==> flow/design.v <==
module TCAM_TOP (
        input                   CLK
       ,input                   RESET
       ,input                   SEARCH
       ,input                   SETTING
       ,input   [DATA_BITS-1:0] KEY
       ,input   [IDWID-1:0]     SETTING_ID
       ,input   [MASKWID-1:0]   SETTING_MASKID
       ,input   [IDWID-1:0]     SETTING_PRIORITY
       ,output  [IDWID-1:0]     RULEID
       ,output                  SETTING_COMPLETE
       ,output                  SEARCH_COMPLETE
       ,output                  MISMATCH
       ,input                     DDR3_AVL_INIT
       ,input   [SDRAM_DATA-1:0]  DDR3_AVL_READDATA
       ,input                     DDR3_AVL_WAITREQUEST
       ,input                     DDR3_AVL_READDATAVALID
       ,output                    DDR3_AVL_READ
       ,output                    DDR3_AVL_WRITE
       ,output  [SDRAM_ADDR-1:0]  DDR3_AVL_ADDRESS
       ,output  [SDRAM_DATA-1:0]  DDR3_AVL_WRITEDATA
       ,output                    DDR3_AVL_BURSTCOUNT
       ,output                    DDR3_AVL_INITCOMPLETE
	);
    parameter   DATA_BITS = 128;  
    parameter   FRAGMENTS = 8;	 
    parameter   FRAG_BITS = 3;	 
    parameter   IDWID     = 16;   
    parameter   MASKWID   = 18;
    parameter   SDRAM_ADDR = 19;
    parameter   SDRAM_DATA = 256;
    localparam  FRAG_WID  = (DATA_BITS/FRAGMENTS);
    localparam  ADDR_WID  = FRAG_BITS+FRAG_WID;
    localparam  PRIOWID   = IDWID;
    localparam  KWID      = DATA_BITS;
    localparam  SEGWID    = 2+IDWID+MASKWID+KWID+PRIOWID;  
    wire [ DATA_BITS-1:0 ] in_key      = KEY;
    wire [     IDWID-1:0 ] in_id       = SETTING_ID;
    wire [   MASKWID-1:0 ] in_maskid   = SETTING_MASKID;
    wire [   PRIOWID-1:0 ] in_priority = SETTING_PRIORITY;
    wire                 w_read;
    wire                 w_write;
    wire  [ADDR_WID-1:0] w_address;
    wire  [  SEGWID-1:0] w_readdata;
    wire  [  SEGWID-1:0] w_writedata;
    wire                 w_waitrequest;
    wire                 w_readdatavalid;
    TCAM_CONTROLLER
    #( 
        .DATA_BITS            ( DATA_BITS ), 
        .FRAGMENTS            ( FRAGMENTS ), 
        .FRAG_BITS            ( FRAG_BITS ), 
        .IDWID                ( IDWID     ),
        .MASKWID              ( MASKWID   )
    )    
    TCAM_TOP_INST    
    (
        .CLK                  ( CLK              ),
        .RESET                ( RESET            ),
        .SEARCH               ( SEARCH           ),   
        .SETTING              ( SETTING          ),   
        .KEY                  ( in_key           ),   
        .SETTING_ID           ( in_id            ),   
        .SETTING_MASKID       ( in_maskid        ),   
        .SETTING_PRIORITY     ( in_priority      ),   
        .RULEID               ( RULEID           ),   
        .SETTING_COMPLETE     ( SETTING_COMPLETE ),   
        .SEARCH_COMPLETE      ( SEARCH_COMPLETE  ),   
        .MISMATCH             ( MISMATCH         ),   
        .SDRAM_READ           ( w_read           ),
        .SDRAM_WRITE          ( w_write          ),
        .SDRAM_ADDRESS        ( w_address        ),
        .SDRAM_READDATA       ( w_readdata       ),
        .SDRAM_WRITEDATA      ( w_writedata      ),
        .SDRAM_WAITREQUEST    ( w_waitrequest    ),
        .SDRAM_READDATAVALID  ( w_readdatavalid  )
    );
    SDRAM_CONTROLLER  
    #(
        .ADDR_WID                   ( SDRAM_ADDR ),
        .DATA_WID                   ( SDRAM_DATA )
    )	
    SDRAM_CONTROLLER_INST 
    (
        .CLK                        ( CLK                    ),
        .RESET                      ( RESET                  ),
        .AVM_M0_WAITREQUEST         ( DDR3_AVL_WAITREQUEST   ),
        .AVM_M0_READDATA            ( DDR3_AVL_READDATA      ),
        .AVM_M0_READDATAVALID       ( DDR3_AVL_READDATAVALID ),
        .AVM_M0_READ                ( DDR3_AVL_READ          ),
        .AVM_M0_WRITE               ( DDR3_AVL_WRITE         ),
        .AVM_M0_WRITEDATA           ( DDR3_AVL_WRITEDATA     ),
        .AVM_M0_ADDRESS             ( DDR3_AVL_ADDRESS       ),	
        .AVM_M0_BURSTCOUNT          ( DDR3_AVL_BURSTCOUNT    ),
        .AVM_S0_INIT                ( DDR3_AVL_INIT          ),   
        .AVM_S0_READ                ( w_read                 ),   
        .AVM_S0_WRITE               ( w_write                ),   
        .AVM_S0_ADDRESS             ( w_address              ),   
        .AVM_S0_WRITEDATA           ( w_writedata            ),   
        .AVM_S0_READDATA            ( w_readdata             ),   
        .AVM_S0_WAITREQUEST         ( w_waitrequest          ),   
        .AVM_S0_READDATAVALID       ( w_readdatavalid        ),   
        .AVM_S0_INITCOMPLETE        ( DDR3_AVL_INITCOMPLETE  )    
    );
endmodule
module TCAM_CONTROLLER  (
        input                       CLK
       ,input                       RESET
       ,input                       SEARCH
       ,input                       SETTING
       ,input     [    KWID-1:0 ]   KEY
       ,input     [   IDWID-1:0 ]   SETTING_ID
       ,input     [ MASKWID-1:0 ]   SETTING_MASKID
       ,input     [ PRIOWID-1:0 ]   SETTING_PRIORITY
       ,output    [   IDWID-1:0 ]   RULEID
       ,output                      SETTING_COMPLETE
       ,output                      SEARCH_COMPLETE
       ,output                      MISMATCH
       ,input     [   SEGWID-1:0 ]  SDRAM_READDATA
       ,input                       SDRAM_WAITREQUEST
       ,input                       SDRAM_READDATAVALID
       ,output                      SDRAM_READ
       ,output                      SDRAM_WRITE
       ,output    [ ADDR_WID-1:0 ]  SDRAM_ADDRESS
       ,output    [   SEGWID-1:0 ]  SDRAM_WRITEDATA
	);
    parameter   DATA_BITS = 10;  
    parameter   FRAGMENTS = 5;	 
    parameter   FRAG_BITS = 3;	 
    parameter   IDWID     = 2;   
    parameter   MASKWID   = 5;
    localparam  FRAG_WID  = (DATA_BITS/FRAGMENTS);
    localparam  ADDR_WID  = FRAG_BITS+FRAG_WID;
    localparam  PRIOWID   = IDWID;
    localparam  KWID      = DATA_BITS;
    localparam  SEGWID    = 2+IDWID+MASKWID+KWID+PRIOWID;  
    reg                  search_en_sync1;
    reg                  setting_en_sync1;
    reg  [   KWID-1:0]	 key_sync1;
    reg  [  IDWID-1:0]	 setting_id_sync1;
    reg  [MASKWID-1:0]   setting_maskid_sync1;
    reg  [PRIOWID-1:0]   setting_priority_sync1;
    always @(posedge CLK or posedge RESET)
    begin 
        if (RESET) begin 
            key_sync1              <= 0;
            search_en_sync1        <= 0;
            setting_en_sync1       <= 0;
            setting_id_sync1       <= 0;
            setting_maskid_sync1   <= 0;
            setting_priority_sync1 <= 0;
        end 
        else begin
            key_sync1		       <= KEY;
            search_en_sync1        <= SEARCH;
            setting_en_sync1       <= SETTING;
            setting_id_sync1       <= SETTING_ID;
            setting_maskid_sync1   <= SETTING_MASKID;
            setting_priority_sync1 <= SETTING_PRIORITY;
        end
    end
    wire                    w_cntl_searchcomplete;	
    wire                    w_cntl_searchdatavalid;
    wire    [SEGWID-1:0] 	w_confirm_segment;
    wire                    w_compare_complete;
    segment_engine  
    #( 
        .DATA_BITS                  ( DATA_BITS ), 
        .FRAGMENTS                  ( FRAGMENTS ), 
        .FRAG_BITS                  ( FRAG_BITS ), 
        .IDWID                      ( IDWID     ),
        .MASKWID                    ( MASKWID   )
    ) 
    SEGMENTATION_INST   
    (
        .clk                        ( CLK                    ),
        .reset                      ( RESET                  ), 
        .i_search                   ( search_en_sync1        ),
        .i_setting                  ( setting_en_sync1       ),
        .i_key                      ( key_sync1              ),
        .i_setting_id               ( setting_id_sync1       ),
        .i_setting_maskid           ( setting_maskid_sync1   ),
        .i_setting_priority         ( setting_priority_sync1 ),
        .o_search_complete          ( w_cntl_searchcomplete  ),
        .o_setting_complete			( SETTING_COMPLETE       ),
        .o_cntl_m0_searchdatavalid  ( w_cntl_searchdatavalid ),
        .i_sdram_readdata           ( SDRAM_READDATA         ),
        .i_sdram_waitrequest        ( SDRAM_WAITREQUEST      ),
        .i_sdram_readdatavalid		( SDRAM_READDATAVALID    ),
        .o_sdram_read               ( SDRAM_READ             ),
        .o_sdram_write              ( SDRAM_WRITE            ),
        .o_sdram_address            ( SDRAM_ADDRESS          ),
        .o_sdram_writedata          ( SDRAM_WRITEDATA        )
    );
    wire [  IDWID-1:0] w_mask_confirm_id;
    wire [MASKWID-1:0] w_mask_confirm_maskid;
    wire [PRIOWID-1:0] w_mask_confirm_priority;
    wire [   KWID-1:0] w_mask_confirm_key;
    wire               w_mask_confirm_id_update;
    wire               w_mask_complete;
    mask_engine 
    #( 
        .DATA_BITS                  ( DATA_BITS ), 
        .FRAGMENTS                  ( FRAGMENTS ), 
        .FRAG_BITS                  ( FRAG_BITS ), 
        .IDWID                      ( IDWID     ),
        .MASKWID                    ( MASKWID   )
    )
    MASK_ENGINE_INST   
    (
        .clk                        ( CLK                      ),
        .reset                      ( RESET                    ),
        .i_sdram_readdata           ( SDRAM_READDATA           ),
        .o_id                       ( w_mask_confirm_id        ),
        .o_maskid                   ( w_mask_confirm_maskid    ),
        .o_confirm_key              ( w_mask_confirm_key       ),
        .o_priority                 ( w_mask_confirm_priority  ),
        .i_cntl_s0_searchdatavalid  ( w_cntl_searchdatavalid   ),
        .i_segment_complete         ( w_cntl_searchcomplete    ),
        .o_id_update                ( w_mask_confirm_id_update ),
        .o_mask_complete            ( w_mask_complete          )
    );
    wire [KWID-1:0] w_pp_key6;
    ffxkclkx #(6,KWID) pp_search_key (CLK,RESET,key_sync1,w_pp_key6);
    wire [  IDWID-1:0]  w_confirm_prio_ruleid;
    wire [PRIOWID-1:0]  w_confirm_prio_priority;
    wire                w_confirm_complete;
    wire                w_confirm_prio_valid;
    confirm_engine 
    #( 
        .DATA_BITS                  ( DATA_BITS ), 
        .FRAGMENTS                  ( FRAGMENTS ), 
        .FRAG_BITS                  ( FRAG_BITS ), 
        .IDWID                      ( IDWID     ),
        .MASKWID                    ( MASKWID   )
    )
    CONFIRM_ENGINE_INST   
    (
        .clk                        ( CLK                      ),
        .reset                      ( RESET                    ),
        .i_key                      ( w_pp_key6                ),
        .i_id                       ( w_mask_confirm_id        ),
        .i_maskid                   ( w_mask_confirm_maskid    ),
        .i_priority                 ( w_mask_confirm_priority  ),
        .i_confirm_key              ( w_mask_confirm_key       ),
        .o_confirm_ruleid           ( w_confirm_prio_ruleid    ),
        .o_confirm_priority         ( w_confirm_prio_priority  ),
        .i_id_update                ( w_mask_confirm_id_update ),     
        .i_mask_complete            ( w_mask_complete          ),
        .o_confirm_complete         ( w_confirm_complete       ), 
        .o_confirm_valid            ( w_confirm_prio_valid     )
    );
    priority_engine 
    #( 
        .DATA_BITS                  ( DATA_BITS ), 
        .FRAGMENTS                  ( FRAGMENTS ), 
        .FRAG_BITS                  ( FRAG_BITS ), 
        .IDWID                      ( IDWID     ),
        .MASKWID                    ( MASKWID   )
    )
    PRIORITY_ENGINE_INST    
    (   
        .clk                        ( CLK                     ),
        .reset                      ( RESET                   ),
        .i_confirm_ruleid           ( w_confirm_prio_ruleid   ),
        .i_confirm_priority         ( w_confirm_prio_priority ),
        .o_final_id                 ( RULEID                  ), 
        .o_mismatch                 ( MISMATCH                ),
        .i_confirm_valid            ( w_confirm_prio_valid    ),
        .i_confirm_complete         ( w_confirm_complete      ),
        .o_priority_complete        ( SEARCH_COMPLETE         )
    );
endmodule
module SDRAM_CONTROLLER (
        input 		                CLK
       ,input 		                RESET
       ,input                       AVM_M0_WAITREQUEST
       ,input       [DATA_WID-1:0]	AVM_M0_READDATA
       ,input                       AVM_M0_READDATAVALID
       ,output                      AVM_M0_READ
       ,output                      AVM_M0_WRITE
       ,output reg  [DATA_WID-1:0]	AVM_M0_WRITEDATA
       ,output reg  [ADDR_WID-1:0]	AVM_M0_ADDRESS
       ,output      [        10:0]  AVM_M0_BURSTCOUNT
       ,input                       AVM_S0_INIT
       ,input                       AVM_S0_READ
       ,input                       AVM_S0_WRITE
       ,input       [ADDR_WID-1:0]  AVM_S0_ADDRESS
       ,input       [DATA_WID-1:0]  AVM_S0_WRITEDATA
       ,output reg  [DATA_WID-1:0]  AVM_S0_READDATA
       ,output                      AVM_S0_INITCOMPLETE
       ,output                      AVM_S0_WAITREQUEST
       ,output                      AVM_S0_READDATAVALID
	);
    parameter ADDR_WID = 27;
    parameter DATA_WID = 32;
    localparam IDLE  = 2'd0;
    localparam INIT  = 2'd1;
    localparam READ  = 2'd2;
    localparam WRITE = 2'd3;
    reg [ADDR_WID-1:0] 	avs_address_sync1;
    reg [DATA_WID-1:0] 	avs_writedata_sync1;
    reg 				avs_init_sync1;
    reg 				avs_read_sync1;
    reg 				avs_write_sync1;
    always @(posedge CLK or posedge RESET)
    begin 
        if (RESET) begin 
            avs_init_sync1  	<= 0;
            avs_read_sync1  	<= 0;
            avs_write_sync1 	<= 0;
            avs_address_sync1 	<= 0;
            avs_writedata_sync1 <= 0;
        end 
        else begin 
            avs_init_sync1  	<= AVM_S0_INIT;
            avs_read_sync1  	<= AVM_S0_READ;
            avs_write_sync1 	<= AVM_S0_WRITE;
            avs_address_sync1 	<= AVM_S0_ADDRESS;
            avs_writedata_sync1 <= AVM_S0_WRITEDATA;
        end
    end
    wire [ADDR_WID-1:0] max_address;
    assign max_address = {ADDR_WID{1'b1}};
    wire max_avm_address;
    assign max_avm_address = (AVM_M0_ADDRESS == max_address) ? 1'b1 : 1'b0;
    reg [3:0] wr_burst_count;
    reg drv_status_waitrequest;
    reg drv_status_init_complete;
    reg drv_status_readdatavalid;
    reg [1:0] current_state;
    always @(posedge CLK or posedge RESET) 	 
    begin 
        if (RESET) begin
            current_state <= IDLE;
            drv_status_init_complete <= 0;
        end
        else begin
            case (current_state)
                IDLE : begin
                    drv_status_waitrequest   <= 1'b0;
                    drv_status_readdatavalid <= 1'b1;
                    if (avs_init_sync1 == 1) begin
                        AVM_M0_ADDRESS   <= 0;
                        AVM_M0_WRITEDATA <= 0;
                        wr_burst_count 	 <= 0;
                        current_state 	 <= INIT;	 
                        drv_status_init_complete <= 0;
                    end
                    else if (avs_read_sync1 == 1) begin 
                        AVM_M0_ADDRESS <= avs_address_sync1;
                        drv_status_readdatavalid <= 1'b0;
                        current_state  <= READ;	 
                    end 
                    else if (avs_write_sync1 == 1) begin
                        AVM_M0_ADDRESS   <= avs_address_sync1;
                        AVM_M0_WRITEDATA <= avs_writedata_sync1;
                        current_state    <= WRITE;  
                    end
                    else begin
                        AVM_M0_ADDRESS   <= AVM_M0_ADDRESS;
                        AVM_M0_WRITEDATA <= AVM_M0_WRITEDATA;
                        current_state <= IDLE; 	 
                    end
                end
                INIT : begin
                    drv_status_waitrequest <= 1'b1;
                    if (!AVM_M0_WAITREQUEST & !max_avm_address) begin 
                        if (wr_burst_count == 0) begin 
                            AVM_M0_ADDRESS <= AVM_M0_ADDRESS + 1;
                            wr_burst_count <= 0;
                        end
                        else begin 
                            wr_burst_count <= wr_burst_count + 1;
                        end
                    end
                    else if (!AVM_M0_WAITREQUEST & max_avm_address) begin 
                        if (wr_burst_count == 0) begin 
                            drv_status_init_complete <= 1;
                            current_state <= IDLE;	 
                        end
                        else begin 
                            wr_burst_count <= wr_burst_count + 1;
                        end
                    end
                    else begin 
                        wr_burst_count <= wr_burst_count + 1;
                    end 
                end
                READ : begin
                    drv_status_waitrequest <= 1'b1;
                    if (!AVM_M0_WAITREQUEST & !AVM_M0_READDATAVALID) begin
                        current_state <= READ;	 
                    end
                    else if (!AVM_M0_WAITREQUEST & AVM_M0_READDATAVALID) begin
                        drv_status_readdatavalid <= 1'b1;
                        current_state <= IDLE; 
                    end
                    else begin
                        current_state <= READ;  
                    end
                end
                WRITE : begin
                    drv_status_waitrequest <= 1'b1;
                    if (!AVM_M0_WAITREQUEST)	current_state <= IDLE;
                    else 						current_state <= WRITE;  
                end 
                default : begin 
                    current_state <= current_state;
                end 
            endcase
        end
    end 
    assign AVM_M0_BURSTCOUNT = 1;
    assign AVM_M0_WRITE = ((current_state==WRITE || current_state==INIT) && RESET==0) ? 1'b1 : 1'b0;
    assign AVM_M0_READ  = (current_state==READ && RESET==0) ? 1'b1 : 1'b0;
    assign AVM_S0_WAITREQUEST   = drv_status_waitrequest;
    assign AVM_S0_INITCOMPLETE  = drv_status_init_complete;
    assign AVM_S0_READDATAVALID = drv_status_readdatavalid;
    always @(posedge CLK or posedge RESET) 
    begin 
        if 		(RESET)					AVM_S0_READDATA <= 0;
        else if (AVM_M0_READDATAVALID)	AVM_S0_READDATA <= AVM_M0_READDATA;
        else 							AVM_S0_READDATA <= AVM_S0_READDATA;
    end 
endmodule
module segment_engine (
        input 					clk
       ,input 					reset
       ,input                   i_search
       ,input                   i_setting
       ,input   [   KWID-1:0]   i_key
       ,input   [MASKWID-1:0]   i_setting_maskid
       ,input   [PRIOWID-1:0]   i_setting_priority
       ,input   [  IDWID-1:0]   i_setting_id
       ,output                  o_search_complete
       ,output                  o_setting_complete
       ,output                  o_cntl_m0_searchdatavalid
       ,input   [ SEGWID-1:0]   i_sdram_readdata
       ,input                   i_sdram_waitrequest
       ,input                   i_sdram_readdatavalid
       ,output                  o_sdram_read
       ,output                  o_sdram_write
       ,output  [ADDR_WID-1:0]  o_sdram_address
       ,output  [  SEGWID-1:0]  o_sdram_writedata
	);
    parameter   DATA_BITS = 10;  
    parameter   FRAGMENTS = 5;	 
    parameter   FRAG_BITS = 3;	 
    parameter   IDWID     = 2;   
    parameter   MASKWID   = 5;
    localparam  FRAG_WID  = (DATA_BITS/FRAGMENTS);
    localparam  ADDR_WID  = FRAG_BITS+FRAG_WID;
    localparam  PRIOWID   = IDWID;
    localparam  KWID      = DATA_BITS;
    localparam  SEGWID    = 2+IDWID+MASKWID+KWID+PRIOWID;  
	reg 				search_en_sync1;
	reg 				setting_en_sync1;
	reg   [   KWID-1:0]	key_sync1;
	reg   [  IDWID-1:0]	setting_id_sync1;
	reg	  [MASKWID-1:0]	setting_maskid_sync1;
    reg   [PRIOWID-1:0] setting_priority_sync1;
	always @(posedge clk or posedge reset)
	begin 
		if (reset) begin 
			key_sync1 		  	   <= 0;
			search_en_sync1   	   <= 0;
			setting_en_sync1  	   <= 0;
			setting_id_sync1  	   <= 0;
			setting_maskid_sync1   <= 0;
            setting_priority_sync1 <= 0;
		end 
		else begin
			key_sync1		       <= i_key;
			search_en_sync1        <= i_search;
			setting_en_sync1       <= i_setting;
			setting_id_sync1       <= i_setting_id;
			setting_maskid_sync1   <= i_setting_maskid;
            setting_priority_sync1 <= i_setting_priority;
		end
	end 
    wire					w_cntl_load;
    wire 					w_cntl_modify;
    wire					w_cntl_shift;
    wire 					w_cntl_search;
    wire 					w_cntl_modify_done;
    wire   [ADDR_WID-1:0]	w_fragment_key;
    fragmentation  
    #( 
        .DATA_BITS                 ( DATA_BITS          ), 
        .FRAGMENTS                 ( FRAGMENTS          ), 
        .FRAG_BITS                 ( FRAG_BITS          ), 
        .IDWID                     ( IDWID              ),
        .MASKWID                   ( MASKWID            )
    )
    FRAGMENT_INST  
    (
        .clk	                   ( clk                ),
        .reset                     ( reset              ),
        .i_key                     ( key_sync1          ),
        .o_fragment_key            ( w_fragment_key     ),
        .i_load				       ( w_cntl_load        ),
        .i_shift                   ( w_cntl_shift       )
    );
    segment_controller 
    #( 
        .FRAGMENTS                 ( FRAGMENTS                 )  
    )	
    SEGMENT_CONTROLLER_INST   
    (
        .clk                       ( clk                       ),
        .reset                     ( reset                     ), 
        .i_search_enable           ( search_en_sync1           ),
        .i_setting_enable          ( setting_en_sync1          ),
        .o_sdram_read              ( o_sdram_read              ),
        .o_sdram_write             ( o_sdram_write             ),
        .i_sdram_waitrequest       ( i_sdram_waitrequest       ),
        .i_sdram_readdatavalid     ( i_sdram_readdatavalid     ),
        .o_cntl_m0_load            ( w_cntl_load               ),
        .o_cntl_m0_modify          ( w_cntl_modify             ),
        .o_cntl_m0_shift           ( w_cntl_shift              ),
        .i_cntl_m0_modify_done     ( w_cntl_modify_done        ),
        .o_cntl_m0_searchdatavalid ( o_cntl_m0_searchdatavalid ),
        .o_search_complete         ( o_search_complete         ),
        .o_setting_complete        ( o_setting_complete        )
    );
    segment_datapath  
    #( 
        .DATA_BITS                 ( DATA_BITS              ), 
        .FRAGMENTS                 ( FRAGMENTS              ), 
        .FRAG_BITS                 ( FRAG_BITS              ), 
        .IDWID                     ( IDWID                  ),
        .MASKWID                   ( MASKWID                )
    )	
    SEGMENT_DATAPATH_INST  
    (
        .clk					   ( clk                    ),
        .reset					   ( reset                  ), 
        .i_setting_id		       ( setting_id_sync1       ),
        .i_setting_key		       ( key_sync1              ),
        .i_setting_maskid		   ( setting_maskid_sync1   ),
        .i_setting_priority        ( setting_priority_sync1 ),
        .i_fragment_key            ( w_fragment_key         ),
        .i_sdram_readdata          ( i_sdram_readdata       ),		
        .o_sdram_writedata		   ( o_sdram_writedata      ),
        .o_sdram_segment_address   ( o_sdram_address        ), 
        .i_cntl_s0_modify          ( w_cntl_modify          ),
        .o_cntl_s0_modify_done     ( w_cntl_modify_done     )
    );
endmodule
module segment_controller (
        input 		 clk
       ,input 		 reset
       ,input 		 i_search_enable
       ,input		 i_setting_enable
       ,input 		 i_sdram_waitrequest
       ,input 		 i_sdram_readdatavalid
       ,output 	reg	 o_sdram_read
       ,output 	reg	 o_sdram_write
       ,input 		 i_cntl_m0_modify_done
       ,output  	 o_cntl_m0_load
       ,output 	reg  o_cntl_m0_modify
       ,output	reg  o_cntl_m0_shift
       ,output  reg  o_cntl_m0_searchdatavalid
       ,output       o_search_complete
       ,output       o_setting_complete
	);
    parameter  FRAGMENTS = 5;	 
    localparam IDLE        = 4'b0000;  
    localparam SHIFT       = 4'b0001;  
    localparam STABLE_RD_1 = 4'b0010;  
    localparam STABLE_RD_2 = 4'b0011;  
    localparam READ        = 4'b0100;  
    localparam MODIFY      = 4'b0101;  
    localparam STABLE_WR   = 4'b0110;  
    localparam WRITE       = 4'b0111;  
    localparam COUNT       = 4'b1000;  
	reg search_mode;
	reg setting_mode;
	reg [3:0] loop_count;  
	reg [3:0] current_state; 
	always @(posedge clk or posedge reset)
	begin 
		if (reset) begin
			loop_count    <= FRAGMENTS;
			search_mode   <= 0;
			setting_mode  <= 0;
			current_state <= IDLE;
			o_sdram_read     <= 0;
			o_sdram_write    <= 0;
			o_cntl_m0_shift  <= 0;
			o_cntl_m0_modify <= 0;
			o_cntl_m0_searchdatavalid <= 0;
		end
		else begin 
			case (current_state) 
				IDLE : begin
					o_sdram_read     <= 0;
					o_sdram_write    <= 0;
					o_cntl_m0_shift  <= 0;
					o_cntl_m0_modify <= 0;
					o_cntl_m0_searchdatavalid <= 0;
					search_mode <= 0;
					setting_mode <= 0;
					loop_count <= FRAGMENTS;
					if (i_setting_enable) begin
						setting_mode  <= 1'b1;   
						current_state <= SHIFT;	 
					end 
					else if (i_search_enable) begin 
						search_mode    <= 1'b1;   
						current_state  <= SHIFT;  
					end 
					else begin 
						current_state <= IDLE;	 
					end 
				end 
				SHIFT : begin 
					o_cntl_m0_shift <= 1'b1;
					current_state <= STABLE_RD_1;  
				end 
				STABLE_RD_1 : begin
					o_cntl_m0_shift <= 1'b0;
					current_state <= STABLE_RD_2;
				end
				STABLE_RD_2 : begin
					current_state <= READ;
				end
				READ : begin
					o_sdram_read    <= 1'b1;  
					if (i_sdram_waitrequest & !i_sdram_readdatavalid) begin 
						o_sdram_read    <= 1'b0;  
						current_state <= READ;  
					end
					else if (i_sdram_waitrequest & i_sdram_readdatavalid & setting_mode) begin
						o_sdram_read    <= 1'b0;  
						current_state <= MODIFY;  
					end
					else if (i_sdram_waitrequest & i_sdram_readdatavalid & search_mode) begin
						o_sdram_read    <= 1'b0;  
						o_cntl_m0_searchdatavalid <= 1'b1;  
						current_state <= COUNT;  
					end 
					else begin 
						current_state <= READ;  
					end 
				end 
				MODIFY : begin
					o_cntl_m0_modify <= 1'b1;  
					if (i_cntl_m0_modify_done == 1) begin 
						o_cntl_m0_modify <= 1'b0;
						current_state  <= STABLE_WR;  
					end 
					else begin
						current_state <= MODIFY;  
					end 
				end 
				STABLE_WR : begin
					o_cntl_m0_modify <= 1'b0;
					current_state <= WRITE;
				end 
				WRITE : begin
					o_sdram_write    <= 1'b1;
					if 	  (i_sdram_waitrequest) 	current_state <= COUNT;	 
					else 						current_state <= WRITE;
				end 
				COUNT : begin
					o_sdram_read  <= 1'b0;
					o_sdram_write <= 1'b0;
					o_cntl_m0_searchdatavalid <= 1'b0;
					if (loop_count > 1) begin 
						loop_count <= loop_count - 1;
						current_state <= SHIFT;  
					end 
					else begin 
						current_state <= IDLE;  
					end 
				end
				default : begin
					current_state <= current_state;
				end	 
			endcase 
		end 
	end
	assign o_cntl_m0_load 	  = (current_state==IDLE & reset==0) ? 1'b1 : 1'b0;
	assign o_search_complete  = (search_mode==0 	 & reset==0) ? 1'b1 : 1'b0;
	assign o_setting_complete = (setting_mode==0 	 & reset==0) ? 1'b1 : 1'b0;
endmodule 
module segment_datapath (
        input                   clk
       ,input                   reset
       ,input   [  IDWID-1:0]   i_setting_id
       ,input   [   KWID-1:0]   i_setting_key
       ,input   [MASKWID-1:0]   i_setting_maskid
       ,input   [PRIOWID-1:0]   i_setting_priority
       ,input   [ SEGWID-1:0]   i_sdram_readdata    
       ,output  [ SEGWID-1:0]   o_sdram_writedata   
       ,input   [ADDR_WID-1:0]	i_fragment_key
       ,output  [ADDR_WID-1:0]	o_sdram_segment_address  
       ,input                   i_cntl_s0_modify
       ,output                  o_cntl_s0_modify_done
    );
    parameter	DATA_BITS = 10;  
    parameter 	FRAGMENTS = 5;	 
    parameter 	FRAG_BITS = 3;	 
    parameter	IDWID     = 2;   
    parameter   MASKWID   = 5;
    localparam 	FRAG_WID  = (DATA_BITS/FRAGMENTS);
    localparam 	ADDR_WID  = FRAG_BITS+FRAG_WID;
    localparam  PRIOWID   = IDWID;
    localparam 	KWID	  = DATA_BITS;
    localparam 	SEGWID	  = 2+IDWID+MASKWID+KWID+PRIOWID;  
    reg [SEGWID-1:0] sdram_readdata;
    always @(posedge clk or posedge reset)
    begin 
        if (reset) begin 
            sdram_readdata <= 0;
        end
        else begin 
            sdram_readdata <= i_sdram_readdata;
        end 
    end 
    addresspath_orientator 
    #( 
        .DATA_BITS                ( DATA_BITS          ), 
        .FRAGMENTS                ( FRAGMENTS          ), 
        .FRAG_BITS                ( FRAG_BITS          )
    )  
    ADDRESS_ORIENTATOR_INST   
    (
        .clk                      (clk),
        .reset                    (reset), 
        .i_fragment_key           (i_fragment_key),
        .o_sdram_segment_address  (o_sdram_segment_address)  
    );
    status_generator 
    #( 
        .DATA_BITS             ( DATA_BITS            ), 
        .FRAGMENTS             ( FRAGMENTS            ), 
        .FRAG_BITS             ( FRAG_BITS            ), 
        .IDWID                 ( IDWID                ),
        .MASKWID               ( MASKWID              )
    )
    STATUS_GENERATOR_INST   
    (
        .clk                   ( clk                   ),
        .reset                 ( reset                 ), 
        .i_modify              ( i_cntl_s0_modify      ),
        .i_setting_id          ( i_setting_id          ),
        .i_setting_key         ( i_setting_key         ),
        .i_setting_maskid      ( i_setting_maskid      ),  
        .i_setting_priority    ( i_setting_priority    ),
        .i_sdram_readdata      ( sdram_readdata        ),
        .o_sdram_writedata     ( o_sdram_writedata     ),  
        .o_modify_complete     ( o_cntl_s0_modify_done )
    );
endmodule
module addresspath_orientator (
        input						clk,
        input 						reset, 
        input		[ADDR_WID-1:0]	i_fragment_key,
        output 	reg [ADDR_WID-1:0]	o_sdram_segment_address  
	);
    parameter	DATA_BITS = 10;  
    parameter 	FRAGMENTS = 5;	 
    parameter 	FRAG_BITS = 3;	 
    localparam 	FRAG_WID  = (DATA_BITS/FRAGMENTS);
    localparam 	ADDR_WID  = FRAG_BITS+FRAG_WID;
	always @(posedge clk or posedge reset)
	begin 
		if   (reset)	o_sdram_segment_address <= 0;
		else 			o_sdram_segment_address <= i_fragment_key;
	end
endmodule
module status_generator (
        input			            clk
       ,input 			            reset 
       ,input 						i_modify
       ,input       [    KWID-1:0 ] i_setting_key
       ,input  		[   IDWID-1:0 ]	i_setting_id
       ,input 		[ MASKWID-1:0 ]	i_setting_maskid
       ,input       [ PRIOWID-1:0 ] i_setting_priority
       ,input		[  SEGWID-1:0 ]	i_sdram_readdata
       ,output 	reg	[  SEGWID-1:0 ]	o_sdram_writedata
       ,output 	 					o_modify_complete
	);
    parameter   DATA_BITS = 10;  
    parameter   FRAGMENTS = 5;	 
    parameter   FRAG_BITS = 3;	 
    parameter   IDWID     = 2;   
    parameter   MASKWID   = 5;
    localparam  FRAG_WID  = (DATA_BITS/FRAGMENTS);
    localparam  ADDR_WID  = FRAG_BITS+FRAG_WID;
    localparam  PRIOWID   = IDWID;
    localparam  KWID      = DATA_BITS;
    localparam  SEGWID    = 2+IDWID+MASKWID+KWID+PRIOWID;  
    localparam IDLE     = 0;
    localparam MODIFY   = 1;
    localparam COMPLETE = 2;
    wire cell_empty;
    assign cell_empty = ~i_sdram_readdata[SEGWID-2];
    reg [		1:0] current_state;
    reg [SEGWID-1:0] writedata_mod;
    reg				 reg_modify_complete;
    always @(posedge clk or posedge reset) 
    begin 
        if (reset) begin
            writedata_mod <= 0;
            current_state <= IDLE;
            reg_modify_complete	<= 0;
        end
        else begin 
            case (current_state)
                IDLE : begin
                    reg_modify_complete <= 1'b0;
                    if   (i_modify)	current_state <= MODIFY;  
                    else            current_state <= IDLE;  
                end 
                MODIFY : begin
                    reg_modify_complete <= 1'b0;
                    if (cell_empty) begin 
                        writedata_mod <= {2'b01, i_setting_id, i_setting_maskid, i_setting_key, i_setting_priority};
                        reg_modify_complete <= 1'b1;
                        current_state <= COMPLETE;	 
                    end
                    else begin 
                        writedata_mod <= {2'b11, i_sdram_readdata[SEGWID-3:0]};
                        reg_modify_complete <= 1'b1;
                        current_state <= COMPLETE;	 
                    end 
                end 
                COMPLETE : begin 
                    reg_modify_complete <= 1'b1;
                    current_state <= IDLE;  
                end 
                default : begin 
                    writedata_mod <= writedata_mod;
                end 
            endcase 
        end 
    end
    always @(posedge clk or posedge reset)
    begin 
        if (reset) begin 
            o_sdram_writedata <= 0;
        end 
        else if (reg_modify_complete) begin 
            o_sdram_writedata <= writedata_mod;
        end
        else begin 
            o_sdram_writedata <= o_sdram_writedata;
        end 
    end 
    assign o_modify_complete = reg_modify_complete;
endmodule
module fragmentation (
        input                       clk
       ,input                       reset
       ,input       [    KWID-1:0]  i_key
       ,output reg  [ADDR_WID-1:0]  o_fragment_key
       ,input                       i_load
       ,input                       i_shift
	);
    parameter   DATA_BITS = 10;  
    parameter   FRAGMENTS = 5;	 
    parameter   FRAG_BITS = 3;	 
    parameter   IDWID     = 2;   
    parameter   MASKWID   = 5;
    localparam  FRAG_WID  = (DATA_BITS/FRAGMENTS);
    localparam  ADDR_WID  = FRAG_BITS+FRAG_WID;
    localparam  PRIOWID   = IDWID;
    localparam  KWID      = DATA_BITS;
    localparam  SEGWID    = 2+IDWID+MASKWID+KWID+PRIOWID;  
    wire [FRAG_WID-1:0] zeros;
    assign zeros = {FRAG_WID{1'b0}};
    reg [     KWID-1:0] shift_register;
    reg [FRAG_BITS-1:0] prefix_address;
    always @(posedge clk or posedge reset)
    begin 
        if (reset) begin
            o_fragment_key <= 0;		
            shift_register <= 0;
            prefix_address <= 0;
        end 
        else if (i_load) begin 
            shift_register <= i_key;
            prefix_address <= 0;
        end
        else if (i_shift) begin
            prefix_address <= prefix_address + 1;
            o_fragment_key <= {prefix_address, shift_register[FRAG_WID-1:0]};
            shift_register <= {zeros, shift_register[KWID-1:FRAG_WID]};
        end 
        else begin
            prefix_address <= prefix_address;
            shift_register <= shift_register; 
        end
    end 
endmodule
module mask_engine (
        input                         clk
       ,input                         reset
       ,input       [  SEGWID-1:0 ]   i_sdram_readdata    
       ,output      [   IDWID-1:0 ]   o_id
       ,output      [ MASKWID-1:0 ]   o_maskid
       ,output      [    KWID-1:0 ]   o_confirm_key
       ,output      [ PRIOWID-1:0 ]   o_priority
       ,input                         i_cntl_s0_searchdatavalid
       ,input                         i_segment_complete
       ,output                        o_id_update
       ,output                        o_mask_complete
    );
    parameter	DATA_BITS = 10;  
    parameter 	FRAGMENTS = 5;	 
    parameter 	FRAG_BITS = 3;	 
    parameter	IDWID     = 2;   
    parameter   MASKWID   = 5;
    localparam  PRIOWID   = IDWID;
    localparam 	KWID	  = DATA_BITS;
    localparam 	SEGWID	  = 2+IDWID+MASKWID+KWID+PRIOWID;  
    reg               r_id_valid;
    reg [  IDWID-1:0] r_id;
    reg [MASKWID-1:0] r_maskid;
    reg [   KWID-1:0] r_confirm_key;
    reg [PRIOWID-1:0] r_priority;
    always @(posedge clk or posedge reset)
    begin 
        if (reset) begin 
            r_id_valid    <= 'h0;
            r_id          <= 'h0;
            r_maskid      <= 'h0;
            r_priority    <= 'h0;
            r_confirm_key <= 'h0;
        end
        else if (i_cntl_s0_searchdatavalid) begin
            r_id_valid    <= (~i_sdram_readdata[SEGWID-1] & i_sdram_readdata[SEGWID-2]);  
            r_id          <= i_sdram_readdata[       SEGWID-3:KWID+MASKWID+PRIOWID ];
            r_maskid      <= i_sdram_readdata[ KWID+MASKWID+PRIOWID-1:KWID+PRIOWID ];
            r_confirm_key <= i_sdram_readdata[ KWID+PRIOWID-1:PRIOWID ];
            r_priority    <= i_sdram_readdata[      PRIOWID-1:0            ];
        end 
    end
    reg r_searchdatavalid_sync1;
    always @(posedge clk or posedge reset)
    begin 
        if (reset)  r_searchdatavalid_sync1 <= 0;
        else        r_searchdatavalid_sync1 <= i_cntl_s0_searchdatavalid;
    end 
    wire p_searchdatavalid; 
    assign p_searchdatavalid = (i_cntl_s0_searchdatavalid & ~r_searchdatavalid_sync1);
    reg r_segment_complete_sync1;
    always @(posedge clk or posedge reset)
    begin 
        if   (reset) r_segment_complete_sync1 <= 0;
        else         r_segment_complete_sync1 <= i_segment_complete;
    end 
    wire p_segment_complete;
    assign p_segment_complete = (i_segment_complete & ~r_segment_complete_sync1);
    wire p_segment_processing;
    assign p_segment_processing = (~i_segment_complete & r_segment_complete_sync1);
    reg [        1:0] ro_id_valid;
    reg [  IDWID-1:0] ro_id;
    reg [MASKWID-1:0] ro_maskid;
    reg [   KWID-1:0] ro_confirm_key;
    reg [PRIOWID-1:0] ro_priority;
    always @(posedge clk or posedge reset)
    begin 
        if (reset) begin 
            ro_id          <= 'h0;
            ro_maskid      <= 'h0;
            ro_priority    <= 'h0;
            ro_confirm_key <= 'h0;
        end
        else if (p_segment_complete) begin 
            ro_id          <= 'h0;
            ro_maskid      <= 'h0;
            ro_priority    <= 'h0;
            ro_confirm_key <= 'h0;
        end
        else if (r_id_valid) begin 
            ro_id          <= r_id;
            ro_maskid      <= r_maskid;
            ro_priority    <= r_priority;
            ro_confirm_key <= r_confirm_key;
        end  
        else begin 
            ro_id          <= ro_id;
            ro_maskid      <= ro_maskid;
            ro_priority    <= ro_priority;
            ro_confirm_key <= ro_confirm_key;
        end 
    end
    assign o_id          = ro_id;            
    assign o_maskid      = ro_maskid;     
    assign o_priority    = ro_priority;   
    assign o_confirm_key = ro_confirm_key;
    wire w_new_id;
    assign w_new_id = ~p_segment_complete & p_searchdatavalid & r_id_valid;
    reg ro_id_update;
    always @(posedge clk or posedge reset)
    begin 
        if      ( reset        )  ro_id_update <= 1'b0;
        else if ( w_new_id     )  ro_id_update <= 1'b1;
        else if ( ro_id_update )  ro_id_update <= 1'b0;
        else                      ro_id_update <= ro_id_update;
    end 
    assign o_id_update = ro_id_update;
    reg ro_mask_complete;
    always @(posedge clk or posedge reset)
    begin 
        if      ( reset                )  ro_mask_complete <= 1'b0;
        else if ( p_segment_complete   )  ro_mask_complete <= 1'b1;
        else if ( p_segment_processing )  ro_mask_complete <= 1'b0;
        else                              ro_mask_complete <= ro_mask_complete;
    end
    assign o_mask_complete = ro_mask_complete;
endmodule
module confirm_engine (
        input                       clk
       ,input                       reset
       ,input   [     KWID-1:0 ]    i_key
       ,input   [    IDWID-1:0 ]    i_id
       ,input   [  MASKWID-1:0 ]    i_maskid
       ,input   [  PRIOWID-1:0 ]    i_priority
       ,input   [     KWID-1:0 ]    i_confirm_key
       ,output  [    IDWID-1:0 ] 	o_confirm_ruleid
       ,output  [  PRIOWID-1:0 ]    o_confirm_priority
       ,input                       i_id_update       
       ,input                       i_mask_complete
       ,output                      o_confirm_complete
       ,output                      o_confirm_valid
	);
    parameter   DATA_BITS = 10;  
    parameter   FRAGMENTS = 5;	 
    parameter   FRAG_BITS = 3;	 
    parameter   IDWID     = 2;   
    parameter   MASKWID   = 5;
    localparam  FRAG_WID  = (DATA_BITS/FRAGMENTS);
    localparam  PRIOWID   = IDWID;
    localparam  KWID      = DATA_BITS;
    localparam  SEGWID    = 2+IDWID+MASKWID+KWID+PRIOWID;  
    localparam  CNFM_WID  = (DATA_BITS/MASKWID);
    reg r_mask_complete_sync1;
    always @(posedge clk or posedge reset)
    begin 
        if   (reset) r_mask_complete_sync1 <= 0;
        else         r_mask_complete_sync1 <= i_mask_complete;
    end 
    wire p_mask_complete;
    assign p_mask_complete = (i_mask_complete & ~r_mask_complete_sync1);
    wire p_mask_processing;
    assign p_mask_processing = (~i_mask_complete & r_mask_complete_sync1);
    reg [   KWID-1:0] r_key;
    reg [  IDWID-1:0] r_id;
    reg [MASKWID-1:0] r_maskid;
    reg [   KWID-1:0] r_confirm_key;
    reg [PRIOWID-1:0] r_priority; 
    always @(posedge clk or posedge reset)
    begin 
        if (reset) begin 
            r_key         <= 'h0;
            r_id          <= 'h0;
            r_maskid      <= 'h0;
            r_priority    <= 'h0;
            r_confirm_key <= 'h0;
        end 
        else if (p_mask_complete) begin 
            r_key         <= i_key;
            r_id          <= 'h0;
            r_maskid      <= 'h0;
            r_priority    <= 'h0;
            r_confirm_key <= 'h0;
        end 
        else if (i_id_update) begin 
            r_key         <= i_key;
            r_id          <= i_id;
            r_maskid      <= i_maskid;
            r_priority    <= i_priority;
            r_confirm_key <= i_confirm_key;
        end 
        else begin 
            r_key         <= r_key;
            r_id          <= r_id;
            r_maskid      <= r_maskid;
            r_priority    <= r_priority;
            r_confirm_key <= r_confirm_key;
        end 
    end 
    reg [MASKWID-1:0] r_id_match_vector;
    generate 
        genvar mask_idx;
    for (mask_idx = 0; mask_idx < MASKWID; mask_idx=mask_idx+1)
        begin: mask_bit
            always @(posedge clk or posedge reset)
            begin 
                if (reset) begin
                    r_id_match_vector[mask_idx] <= 0;
                end 
                else begin 
                    r_id_match_vector[mask_idx] <= (r_maskid[mask_idx]) ? 1'b1 : (r_confirm_key[(CNFM_WID+(CNFM_WID*mask_idx)-1):(CNFM_WID*mask_idx)] == r_key[(CNFM_WID+(CNFM_WID*mask_idx)-1):(CNFM_WID*mask_idx)]);
                end
            end
        end
    endgenerate
    wire w_id_match;
    assign w_id_match = &r_id_match_vector;
    reg [  IDWID-1:0] ro_confirm_ruleid;
    reg [PRIOWID-1:0] ro_confirm_priority;
    reg               ro_confirm_valid;
    always @(posedge clk or posedge reset)
    begin 
        if      ( reset      )  ro_confirm_ruleid <= 'h0;
        else if ( w_id_match )  ro_confirm_ruleid <= r_id;   
        else                    ro_confirm_ruleid <= ro_confirm_ruleid;
    end
    always @(posedge clk or posedge reset)
    begin 
        if      ( reset      )  ro_confirm_priority <= 'h0;
        else if ( w_id_match )  ro_confirm_priority <= r_priority; 
        else                    ro_confirm_priority <= ro_confirm_priority;
    end 
    always @(posedge clk or posedge reset) 
    begin 
        if      ( reset            )  ro_confirm_valid <= 1'b0;
        else if ( w_id_match       )  ro_confirm_valid <= 1'b1;
        else if ( ro_confirm_valid )  ro_confirm_valid <= 1'b0;
        else                          ro_confirm_valid <= ro_confirm_valid;
    end 
    assign o_confirm_ruleid   = ro_confirm_ruleid;
    assign o_confirm_priority = ro_confirm_priority;
    assign o_confirm_valid    = ro_confirm_valid;
    reg ro_confirm_complete; 
    always @(posedge clk or posedge reset)
    begin 
        if      ( reset             ) ro_confirm_complete <= 1'b0;
        else if ( p_mask_complete   ) ro_confirm_complete <= 1'b1;
        else if ( p_mask_processing ) ro_confirm_complete <= 1'b0;
        else                          ro_confirm_complete <= ro_confirm_complete;
    end 
    assign o_confirm_complete = ro_confirm_complete;
endmodule
module priority_engine (
        input                   clk
       ,input                   reset
       ,input  [   IDWID-1:0 ]  i_confirm_ruleid
       ,input  [ PRIOWID-1:0 ]  i_confirm_priority
       ,output [   IDWID-1:0 ]  o_final_id
       ,output                  o_mismatch
       ,input                   i_confirm_valid
       ,input                   i_confirm_complete
       ,output                  o_priority_complete
    );
    parameter	DATA_BITS = 10;  
    parameter 	FRAGMENTS = 5;	 
    parameter 	FRAG_BITS = 3;	 
    parameter	IDWID     = 2;   
    parameter   MASKWID   = 5;
    localparam  PRIOWID   = IDWID;
    localparam  KWID      = DATA_BITS;
    localparam  SEGWID    = 2+IDWID+MASKWID+KWID+PRIOWID;  
    reg r_confirm_complete_sync1;
    always @(posedge clk or posedge reset)
    begin 
        if   (reset) r_confirm_complete_sync1 <= 0;
        else         r_confirm_complete_sync1 <= i_confirm_complete;
    end 
    wire p_confirm_complete;
    assign p_confirm_complete = (i_confirm_complete & ~r_confirm_complete_sync1);
    wire p_confirm_processing; 
    assign p_confirm_processing = (~i_confirm_complete & r_confirm_complete_sync1);
    reg [  IDWID-1:0] r_confirm_ruleid;
    reg [PRIOWID-1:0] r_confirm_priority;
    always @(posedge clk or posedge reset)
    begin 
        if (reset) begin 
            r_confirm_ruleid   <= 'h0;
            r_confirm_priority <= 'h0;
        end 
        else if (i_confirm_complete) begin 
            r_confirm_ruleid   <= 'h0;
            r_confirm_priority <= 'h0;
        end
        else if (i_confirm_valid) begin 
            r_confirm_ruleid   <= i_confirm_ruleid;
            r_confirm_priority <= i_confirm_priority;
        end  
        else begin 
            r_confirm_ruleid   <= r_confirm_ruleid;  
            r_confirm_priority <= r_confirm_priority;
        end 
    end 
    wire w_id_select; 
    assign w_id_select = (r_confirm_priority > r_stored_priority) ? 1'b1 : 1'b0;
    reg [  IDWID-1:0] r_stored_id; 
    reg [PRIOWID-1:0] r_stored_priority;
    always @(posedge clk or posedge reset)
    begin 
        if (reset) begin 
            r_stored_id       <= 'h0;
            r_stored_priority <= 'h0;
        end 
        else if (p_confirm_complete) begin 
            r_stored_id       <= 'h0;
            r_stored_priority <= 'h0;
        end
        else if (w_id_select) begin 
            r_stored_id       <= r_confirm_ruleid;
            r_stored_priority <= r_confirm_priority;
        end
        else begin 
            r_stored_id       <= r_stored_id;
            r_stored_priority <= r_stored_priority;      
        end 
    end 
    wire w_id_match;
    assign w_id_match = ( i_confirm_valid & ~i_confirm_complete );
    reg ro_mismatch;
    always @(posedge clk or posedge reset)
    begin 
        if      ( reset              ) ro_mismatch <= 1'b1;  
        else if ( p_confirm_complete ) ro_mismatch <= 1'b1;
        else if ( w_id_match         ) ro_mismatch <= 1'b0;
        else                           ro_mismatch <= ro_mismatch;
    end
    assign o_mismatch = ro_mismatch;
    reg ro_priority_complete;
    always @(posedge clk or posedge reset)
    begin 
        if      ( reset                )  ro_priority_complete <= 1'b0;
        else if ( p_confirm_complete   )  ro_priority_complete <= 1'b1;
        else if ( p_confirm_processing )  ro_priority_complete <= 1'b0;
        else                              ro_priority_complete <= 1'b0;
    end
    assign o_priority_complete = ro_priority_complete;
    reg [IDWID-1:0] ro_final_id;
    always @(posedge clk or posedge reset)
    begin 
        if   ( reset )  ro_final_id <= 'h0;
        else            ro_final_id <= r_stored_id;    
    end 
    assign o_final_id = ro_final_id;
endmodule
module ffxkclk
    (
     clk,
     rst,
     idat,
     odat
     );
parameter           K = 3;     
input               clk,
                    rst;
input               idat;
output              odat;
wire                odat;
reg [K-1:0]         shift_dat;
wire [K:0]          shift_in;
assign              shift_in = {shift_dat,idat};
always @ (posedge clk)
    begin
    shift_dat <= shift_in[K-1:0];
    end
assign odat = shift_dat[K-1];
endmodule 
module ffxkclkx
    (
     clk,
     rst,
     idat,
     odat
     );
parameter           K = 3;   
parameter           W = 10;  
input               clk;
input               rst;
input [W-1:0]       idat;
output [W-1:0]      odat;
wire [W-1:0]        odat;
generate
    genvar bit_idx;
for (bit_idx=0;bit_idx<W;bit_idx=bit_idx+1'b1)
    begin: i_bit
    ffxkclk #(K)    flxodat (clk,rst,idat[bit_idx],odat[bit_idx]);
    end
endgenerate
endmodule 
---- From RTL to reports: TCAM_TOP ----
The steps from the RTL of TCAM_TOP to its reports follow in flow order.
Line numbers count from 1 in the design file above.
Cell names lack the library's common part.
The mark n/a stands for no value.
design
  top module .............................. TCAM_TOP
  clock ................................... CLK
  cell library ............................ sky130hd
  corner .................................. tt_025C_1v80

---- Elaborated design ----
Source: Yosys, flattened and elaborated, memories not mapped. Widths are those after wreduce. Registers that Yosys merges into a memory's read port (data or address) are not register bits. Print and check cells do not count.
storage and ports
  output and inout bits ................... 298
  flip-flop bits (word level) ............. 3303
  input bits .............................. 441
operators by class
  magnitude comparators ................... 2
  equality and inequality tests ........... 46
  bitwise operators ....................... 34
  add/sub/neg operators ................... 4
  reduce/logical cells .................... 46
  mux-type cells .......................... 129
operators with widths
  cell                                          number
  two-way mux 126 bit                           6
  two-way mux 256 bit                           2
  two-way mux 16 bit                            16
  two-way mux 128 bit                           2
  two-way mux 180 bit                           1
  equality test 7 bit                           18
  two-way mux 19 bit                            5
  two-way mux 18 bit                            4
  two-way mux 1 bit                             55
  two-way mux 4 bit                             11
  case mux 19 bit (select 2 bit)                1
  case mux 4 bit (select 9 bit)                 1
  nonzero test 2 bit                            17
  bitwise AND 1 bit                             21
  AND reduction 4 bit                           5
  two-way mux 2 bit                             10
  adder 19 x 1 -> 19 bit with constant B        1
  equality test 19 bit with constant B          1
  AND reduction 18 bit                          1
  case mux 1 bit (select 2 bit)                 9
  > comparator 16 bit                           1
  != test 2 x 1 -> 1 bit with constant B        8
  equality test 4 x 3 -> 1 bit with constant B  4
  case mux 4 bit (select 2 bit)                 2
  NOT 1 bit                                     13
  AND reduction 5 bit                           2
  nonzero test 9 bit                            1
  != test 2 bit with constant B                 4
Other operator kinds: 24; their cells: 39.

---- Longest topological paths ----
Longest topological path by Yosys (ltp), each cell counted once; first at word level (registers and memories cut), then after technology mapping (sequential cells cut; the memories' decode and read muxes count).
depth
  word-level depth ........................ 8
  ABC_AREA ................................ 0
  depth in mapped cells ................... 9
  gate-level depth less buffers ........... 7

---- Mapped cells and area ----
Yosys stat after the flow's synthesis: flattened, memories mapped to cells. It holds for the ABC_AREA given above (unset counts as 0); a run with the other value may have another netlist.
synthesis totals
  flip-flops .............................. 3235
  standard cells after synthesis .......... 6811
  chip area (Yosys) ....................... 103962.2 µm²
cells by type
  cell      number  total area (µm²)
  dfrtp_1   2269    5.68E+04
  dfxtp_1   756     1.51E+04
  mux2i_1   709     7.1E+03
  mux2_2    625     7038
  edfxtp_1  205     6.16E+03
  nor2_1    593     2.23E+03
  nand2_1   318     1.19E+03
  nor2b_1   185     1157.36
  a21oi_1   191     955.917
  clkbuf_1  201     754.474
  xor2_1    81      709.43
  mux2_1    59      664.387
  xnor2_1   67      586.813
  buf_4     78      585.562
  buf_2     97      485.466
  o21ai_0   87      435.418
  o21ai_1   72      360.346
  ha_1      24      300.288
Not listed: further types 33, cells in them 194.
The figures by module come from a second, unflattened synthesis with its own total; it is not the netlist above.
second synthesis, totals
  cell total of the unflattened synthesis .. 7126
  area (unflattened synthesis) ............ 112978.4 µm²
Rows give one instance, submodules left out.
by module
  module                            instances  cells  area (µm²)  seq. area (µm²)
  SDRAM_CONTROLLER                  1          1549   27637.8     21927.3
  ffxkclk (K=6)                     128        6      120.1       120.1
  status_generator                  1          1167   15061.9     9110.0
  confirm_engine                    1          1097   15043.2     8883.5
  mask_engine                       1          963    14367.5     9033.7
  fragmentation                     1          609    6702.7      3753.6
  TCAM_CONTROLLER                   1          181    4508.1      4504.3
  segment_datapath                  1          181    4508.1      4504.3
  segment_engine                    1          181    4508.1      4504.3
  priority_engine                   1          333    3926.3      2078.2
  segment_controller (FRAGMENTS=8)  1          76     857.1       503.0
  addresspath_orientator            1          20     479.2       475.5
  TCAM_TOP                          1          1      3.8         0.0
  ffxkclkx                          1          0      0.0         0.0

---- Worst setup path after synthesis ----
OpenSTA on the mapped netlist: ideal clock, no wires. The path of least setup slack (recovery checks aside). Input and output delay are each 20% of the period. Register names are those of the netlist, which keeps one name where synthesis merged equal registers.
timing post-synthesis
  kind .................................... input-to-reg
  start ................................... input port RESET
  end ..................................... register SDRAM_CONTROLLER_INST.drv_status_waitrequest
  stages .................................. 2
  data required time ...................... 7254 ps
  setup time .............................. 2746 ps
  clock period ............................ 10000 ps
  path slack .............................. -41673 ps
  delay of the path ....................... 49673 ps
  data arrival time ....................... 48927 ps
  buffers on the path ..................... 1
  period reached after synthesis .......... 51673 ps
"delay of the path" is the arrival time less input delay plus setup time.
"stages" counts driving pins, that of a launching flip-flop among them; a cell with two outputs on the path counts twice.
"period reached after synthesis" is the clock period less the worst setup slack; recovery checks do not enter. This is arithmetic on one report: input and output delays are still those of the set period (20% each).
At most two assigning lines are given for a register; there are more.
between the ends, post-synthesis
  path through ............................ buf_2 > inv_1
  cells in the longest elaborated chain ... 0
  elaborated cells between the ends (all ways) .. 0
  RTL lines with such cells ............... 0
ends and longest elaborated chain, post-synthesis
  element             line  source
  start: declaration  3     ,input                   RESET
  end: assignment     341   drv_status_waitrequest   <= 1'b0;
  end: assignment     367   drv_status_waitrequest <= 1'b1;
  end: declaration    328   reg drv_status_waitrequest;

---- Timing after layout ----
From the final timing report of stored run 1: the path of least setup slack in the routed layout; clock arrival at registers is part of the times.
The report prints the path's times to 10 ps; the period is as set.
timing after layout
  kind .................................... input-to-output
  start ................................... input port RESET
  end ..................................... output port DDR3_AVL_WRITE
  path slack .............................. 4490 ps
  data required time ...................... 8000 ps
  buffers on the path ..................... 2
  data arrival time ....................... 3510 ps
  clock period ............................ 10000 ps
  stages .................................. 3
Between the ends stands the longest chain of elaborated cells between them, by number of cells; it is not shown to be the way that was timed. Of several equally long chains one is given.
A line is the first line of the expression or statement that the cell stems from. Yosys adds cells for indexed reads and writes and turns some case tables into memories.
between the ends, after layout
  path through ............................ clkdlybuf4s50_1 > nor2_1 > clkdlybuf4s50_1
  cells in the longest elaborated chain ... 3
  elaborated cells between the ends (all ways) .. 3
  classes of those cells .................. mux (1); logic (1); reduce/logical (1)
ends and longest elaborated chain, after layout
  element             line  source
  start: declaration  3     ,input                   RESET
  NOT 1 bit           415   assign AVM_M0_WRITE = ((current_state==WRITE || current_state==INIT) && RESET==0) ? 1'b1 : 1'b0;
  logical AND 1 bit   415
  two-way mux 1 bit   415
  end: declaration    19    ,output                    DDR3_AVL_WRITE

Memo
Re: implementation data of TCAM_TOP

TCAM_TOP through Yosys and OpenROAD on sky130hd: 2 stored runs, unordered, with their settings and measured results. The constraints put input and output delay at 20% of the set period each and load the outputs with 0.01 pF.
"period achieved" = clock period - worst setup slack. The figure is calculated, with input and output delays left at 20% of the set period.
"worst setup path time" means the part of the period allowed to the worst setup path (the constraints hold back 20% at inputs and 20% at outputs) less its slack; where the path has registers, the arrival times of their clocks count too.
"total power of the final layout": no workload was simulated; the value follows from the tool's default switching activity.
"worst setup path time" is known to 10 ps.

======== stored run 1 ========
==> flow/run.sh <==
#!/bin/bash
# the make line also repeats the synthesis and layout settings of config.mk as NAME=value (left out here)
make -C /OpenROAD-flow-scripts/flow DESIGN_CONFIG=/design/flow/config.mk WORK_HOME=/design/flow/orfs CLKGATE_MAP_FILE= finish
==> flow/config.mk <==
export PLATFORM = sky130hd
export DESIGN_NAME = TCAM_TOP
export DESIGN_NICKNAME = TCAM_TOP
export VERILOG_FILES = /design/flow/design.v
export SDC_FILE = /design/flow/constraint.sdc
export NUM_CORES = 4
export LEC_CHECK = 0
export ABC_AREA = 0
export CAP_MARGIN = 20
export CORE_ASPECT_RATIO = 0.6
export CORE_MARGIN = 9
export CORE_UTILIZATION = 40
export CTS_CLUSTER_DIAMETER = 272
export CTS_CLUSTER_SIZE = 99
export MAX_ROUTING_LAYER = met4
export MIN_ROUTING_LAYER = met2
export SLEW_MARGIN = 10
==> flow/constraint.sdc <==
create_clock -name core_clock -period 10.0 [get_ports {CLK}]
set_input_delay 2.0000 -clock core_clock [delete_from_list [all_inputs] [get_ports {CLK}]]
set_output_delay 2.0000 -clock core_clock [all_outputs]
set_load 0.01 [all_outputs]

-------- measured, stored run 1 --------
  mapped cell area after synthesis ........ 103962.2 µm²
  die footprint ........................... 279183.0 µm²
  standard-cell area after layout ......... 114681.0 µm²
  utilization in the final report ......... 0.445
  worst slack on setup checks ............. 4494 ps
  final setup TNS ......................... 0 ps
  worst-case hold slack ................... 287 ps
  total power of the final layout ......... 19.674 mW
  period achieved ......................... 5506 ps
  worst setup path time ................... 1510 ps
  worst path kind ......................... input-to-output

======== stored run 2 ========
==> flow/run.sh <==
#!/bin/bash
# the make line also repeats the synthesis and layout settings of config.mk as NAME=value (left out here)
make -C /OpenROAD-flow-scripts/flow DESIGN_CONFIG=/design/flow/config.mk WORK_HOME=/design/flow/orfs CLKGATE_MAP_FILE= finish
==> flow/config.mk <==
export PLATFORM = sky130hd
export DESIGN_NAME = TCAM_TOP
export DESIGN_NICKNAME = TCAM_TOP
export VERILOG_FILES = /design/flow/design.v
export SDC_FILE = /design/flow/constraint.sdc
export NUM_CORES = 4
export LEC_CHECK = 0
export ABC_AREA = 0
export CAP_MARGIN = 20
export CORE_ASPECT_RATIO = 0.6
export CORE_MARGIN = 9
export CORE_UTILIZATION = 40
export CTS_CLUSTER_DIAMETER = 188
export CTS_CLUSTER_SIZE = 99
export MAX_ROUTING_LAYER = met5
export MIN_ROUTING_LAYER = met1
export SLEW_MARGIN = 10
==> flow/constraint.sdc <==
create_clock -name core_clock -period 10.0 [get_ports {CLK}]
set_input_delay 2.0000 -clock core_clock [delete_from_list [all_inputs] [get_ports {CLK}]]
set_output_delay 2.0000 -clock core_clock [all_outputs]
set_load 0.01 [all_outputs]

-------- measured, stored run 2 --------
  mapped cell area after synthesis ........ 103962.2 µm²
  die footprint ........................... 279183.0 µm²
  standard-cell area after layout ......... 114512.0 µm²
  utilization in the final report ......... 0.444
  worst slack on setup checks ............. 4527 ps
  final setup TNS ......................... 0 ps
  worst-case hold slack ................... 287 ps
  total power of the final layout ......... 19.554 mW
  period achieved ......................... 5473 ps
  worst setup path time ................... 1470 ps
  worst path kind ......................... input-to-output
